==> flow/design.v <==
module PE (
    input              clk,
    input              CIM_en,
    input              STDW,  
    input              STDR,  
    input        [5:0] STD_A,  
    input        [3:0] weight_in,  
    input      [255:0] act_in,  
    output reg   [3:0] weight_out,  
    output reg  [13:0] PSUM  
);
reg  [255:0] weight;  
integer i;
always @(posedge clk) begin
    for (i = 0; i < 64; i = i+1) begin
        if (STDW && STD_A == i) begin  
            weight[4*i+3 -: 4] <= weight_in;
        end
    end
end
always@(*) begin
    weight_out = 4'b0;
    PSUM = 14'b0;
    if (STDW) begin  
    end
    else if (STDR) begin  
        weight_out = weight[4*STD_A+3 -: 4];
    end
    else begin  
        if (CIM_en) begin
            for (i = 0; i < 64; i = i+1) begin
                PSUM = PSUM + weight[4*i+3 -: 4] * act_in[4*i+3 -: 4];  
            end
        end
    end
end
endmodule
==> Tool chain data of PE <==
What the tools print for PE, step after step.
Line numbers count from 1 in the design file above.
Operators carry their Yosys type and port widths (W data, S select, Z words).
Library cell names are shortened.
{ "inputs": {"top_module": "PE", "clk_port": "clk", "library": "sky130hd", "corner": "tt_025C_1v80"} }

==> Elaborated design <==
Counts by Yosys on the flattened word-level netlist (proc, flatten, opt, wreduce; memories kept). Register bits leave out memories and registers merged into their read ports (data or address); mux counts leave out enables and synchronous resets folded into registers. Print and check cells are left out. Cells with the same type and inputs are merged into one.
{ "word_totals": {"input_bits": 270, "word_cells": 328, "ff_bits": 256, "out_inout_bits": 18} }
{ "classes": {"add_sub_neg": 66, "shift": 1, "n_reduce_logical": 65, "n_eq": 63, "n_mux": 5, "n_mul": 64} }
{ "op_table": {"columns": ["op", "count"], "rows": [
  ["$mul A4 B4 Y8", 64],
  ["$add A14 B8 Y14", 57],
  ["$shiftx A256 B11 Y4", 1],
  ["$eq A6 B6 Y1 const B", 32],
  ["$eq A6 B5 Y1 const B", 16],
  ["$logic_and A1 B1 Y1", 64],
  ["$eq A6 B4 Y1 const B", 8],
  ["$mux W14", 3],
  ["$eq A6 B3 Y1 const B", 4],
  ["$add A13 B8 Y14", 1],
  ["$add A12 B8 Y13", 1],
  ["$add A11 B8 Y12", 1],
  ["$eq A6 B2 Y1 const B", 2],
  ["$sub A10 B3 Y11 const B", 1],
  ["$add A10 B8 Y11", 1],
  ["$add A9 B1 Y10 const B", 1],
  ["$add A9 B8 Y10", 1],
  ["$add A8 B2 Y9 const B", 1],
  ["$add A8 B8 Y9", 1],
  ["$mux W4", 2],
  ["$eq A6 B1 Y1 const B", 1],
  ["$logic_not A6 Y1", 1]
]} }

==> Logic depth <==
Depth = most cells in a row (Yosys ltp): at word level without a register or memory, in the mapped netlist without a sequential cell, where the memories' decode and read muxes count.
{ "logic_depth": {"ltp_word": 67, "abc_area": 1, "depth_mapped": 34, "mapped_depth_nobuf": 34} }

==> Mapped cells and area <==
The flow's flattened synthesis, as Yosys stat reports it; memories are mapped. The netlist is that of the ABC_AREA named above (0 if unset); the other value can give another one.
{ "by_type": {"columns": ["cell_type", "count", "type_area_um2"], "rows": [
  ["fa_1", 1002, 2.01E+04],
  ["edfxtp_1", 256, 7.69E+03],
  ["inv_1", 1948, 7.31E+03],
  ["ha_1", 518, 6.48E+03],
  ["nand2_1", 1707, 6.41E+03],
  ["nor2_1", 92, 345.331],
  ["o21ai_0", 20, 100.096],
  ["buf_2", 18, 90.086],
  ["clkbuf_1", 22, 82.579],
  ["nand3_1", 15, 75.072],
  ["a21oi_1", 12, 60.058],
  ["o21ai_1", 7, 35.034],
  ["buf_1", 8, 30.029],
  ["buf_4", 4, 30.029],
  ["a211oi_1", 2, 15.014],
  ["nand4_1", 2, 12.512],
  ["nor2_4", 1, 11.261],
  ["xor2_1", 1, 8.758]
]} }
Other cell types: 3; their cells: 4.
{ "synth_totals": {"seqArea_um2": 7687.4, "n_buf": 52, "area_um2": 48865.6, "cell_count": 5639, "ff_cells": 256} }

==> Worst setup path after synthesis <==
OpenSTA on the mapped netlist: ideal clock, no wires. The path of least setup slack (recovery checks aside). Input and output delay are each 20% of the period. Register names are those of the netlist, which keeps one name where synthesis merged equal registers.
{ "synth_timing": {"path_type": "input -> output", "startpoint": "input port act_in[252]", "endpoint": "output port PSUM[13]", "path_delay_ns": 8.275, "arrival_ns": 12.275, "input_delay_ns": 4.000, "t_required_ns": 16.000, "path_buffers": 0, "stages": 32, "path_slack_ns": 3.725, "period_ns": 20.0, "out_delay_ns": 4.000, "t_first_pin_ns": 4.000, "period_less_setup_slack_ns": 16.275} }
"path_delay_ns" = arrival - input delay + setup time.
At an output port there is no setup time.
"stages" counts driving pins, that of a launching flip-flop among them; a cell with two outputs on the path counts twice.
"period_less_setup_slack_ns" = period - worst setup slack (recovery checks aside). The figure is calculated, with input and output delays left at 20% of the set period.
Between the ends stands the longest chain of elaborated cells between them, by number of cells; it is not shown to be the way that was timed. Of several equally long chains one is given.
A line is the first line of the expression or statement that the cell stems from. Yosys adds cells for indexed reads and writes and turns some case tables into memories.
{ "synth_via": {"path_cell_list": "nand2_1 fa_1 inv_1 fa_1 fa_1 inv_1 fa_1 inv_1 fa_1 inv_1 fa_1 fa_1 inv_1 fa_1 fa_1 inv_1 fa_1 inv_1 fa_1 inv_1 fa_1 inv_1 fa_1 ha_1 fa_1 nand3_1 nand2_1 a21oi_1 o21ai_0 nand2_1 nand2_1 nor2_1", "elab_chain_len": 5, "cone_cells": 5, "cone_lines": 4, "classes_between": "add/sub (1); mul (1); mux (3)"} }
{ "synth_lines": {"columns": ["item", "line", "text"], "rows": [
  ["from (decl)", 8, "input      [255:0] act_in,"],
  ["$mul A4 B4 Y8", 32, "PSUM = PSUM + weight[4*i+3 -: 4] * act_in[4*i+3 -: 4];"],
  ["$add A14 B8 Y14", 32, null],
  ["$mux W14", 30, "if (CIM_en) begin"],
  ["$mux W14", 26, "else if (STDR) begin"],
  ["$mux W14", 24, "if (STDW) begin"],
  ["to (decl)", 10, "output reg  [13:0] PSUM"]
]} }

==> Worst path after layout <==
Path of least setup slack in the final report of flow run A (OpenROAD, finished layout, wires in). Where an end is a register, its clock arrival counts in the times.
{ "layout_timing": {"path_type": "input -> output", "startpoint": "input port act_in[168]", "endpoint": "output port PSUM[13]", "path_slack_ns": 2.68, "period_ns": 21.7, "path_buffers": 2, "t_required_ns": 17.36, "stages": 32, "out_delay_ns": 4.34, "t_first_pin_ns": 4.34, "arrival_ns": 14.68, "input_delay_ns": 4.34} }
Between the ends stands the longest chain of elaborated cells between them, by number of cells; it is not shown to be the way that was timed. Of several equally long chains one is given.
{ "layout_via": {"path_cell_list": "clkdlybuf4s50_1 nand2_1 fa_1 inv_1 fa_1 inv_1 fa_1 fa_1 fa_1 inv_1 fa_1 inv_1 fa_1 inv_1 fa_1 fa_1 fa_1 fa_1 inv_1 fa_1 inv_1 fa_1 ha_1 fa_1 nand3_1 nand2_1 a21oi_1 o21ai_0 nand2_1 nand2_1 nor2_1 clkdlybuf4s50_1", "elab_chain_len": 26, "cone_cells": 26, "cone_lines": 4, "classes_between": "add/sub (22); mul (1); mux (3)"} }
{ "layout_lines": {"columns": ["item", "line", "text"], "rows": [
  ["from (decl)", 8, "input      [255:0] act_in,"],
  ["$mul A4 B4 Y8", 32, "PSUM = PSUM + weight[4*i+3 -: 4] * act_in[4*i+3 -: 4];"],
  ["$add A14 B8 Y14 x22", 32, null],
  ["$mux W14", 30, "if (CIM_en) begin"],
  ["$mux W14", 26, "else if (STDR) begin"],
  ["$mux W14", 24, "if (STDW) begin"],
  ["to (decl)", 10, "output reg  [13:0] PSUM"]
]} }

Ticket comment

Module PE, platform sky130hd: 3 stored runs of the flow (Yosys, OpenROAD) with differing settings, in no particular order. Input and output delays are each 20% of the period that was set; the output load is 0.01 pF.
By "achieved clock period" is meant the clock period of the run minus its worst setup slack. This is arithmetic on one report: input and output delays are still those of the set period (20% each).
"worst path time" means the part of the period allowed to the worst setup path (the constraints hold back 20% at inputs and 20% at outputs) less its slack; where the path has registers, the arrival times of their clocks count too.

==> flow run A: settings <==
{ "ABC_AREA": 1, "CAP_MARGIN": 10, "CORE_ASPECT_RATIO": 1.26, "CORE_MARGIN": 4, "CORE_UTILIZATION": 53, "GPL_TIMING_DRIVEN": 0, "PLACE_DENSITY": 0.48, "SETUP_SLACK_MARGIN": 0.68, "TNS_END_PERCENT": 90, "period_ns": 21.7, "SLEW_MARGIN": 20 }
==> flow run A: results <==
die footprint: 97153.7 um^2
worst setup slack after layout: 2.682 ns
post-route utilization: 59.7%
Yosys chip area after synthesis: 48865.6 um^2
final worst hold slack: 4.012 ns
achieved clock period: 19.018 ns
standard-cell area of the final layout: 54355.9 um^2
worst path time: 10.34 ns
critical path kind: input -> output
final setup TNS: 0.000 ns

==> flow run B: settings <==
{ "ABC_AREA": 1, "CELL_PAD_IN_SITES_GLOBAL_PLACEMENT": 2, "CORE_UTILIZATION": 18, "CTS_CLUSTER_DIAMETER": 303, "GPL_TIMING_DRIVEN": 0, "SLEW_MARGIN": 15, "TNS_END_PERCENT": 5, "period_ns": 23.1, "CAP_MARGIN": 20, "CORE_MARGIN": 2 }
==> flow run B: results <==
die footprint: 275662.0 um^2
worst setup slack after layout: 3.156 ns
post-route utilization: 21.3%
Yosys chip area after synthesis: 48865.6 um^2
final worst hold slack: 4.498 ns
achieved clock period: 19.944 ns
standard-cell area of the final layout: 57503.9 um^2
worst path time: 10.70 ns
critical path kind: input -> output
final setup TNS: 0.000 ns

==> flow run C: settings <==
{ "CORE_UTILIZATION": 67, "period_ns": 18.6, "CAP_MARGIN": 20, "CORE_MARGIN": 2, "SLEW_MARGIN": 20 }
==> flow run C: results <==
die footprint: 72765.1 um^2
worst setup slack after layout: 0.698 ns
post-route utilization: 74.6%
Yosys chip area after synthesis: 47317.9 um^2
final worst hold slack: 3.934 ns
achieved clock period: 17.902 ns
standard-cell area of the final layout: 52227.6 um^2
worst path time: 10.46 ns
critical path kind: input -> output
final setup TNS: 0.000 ns
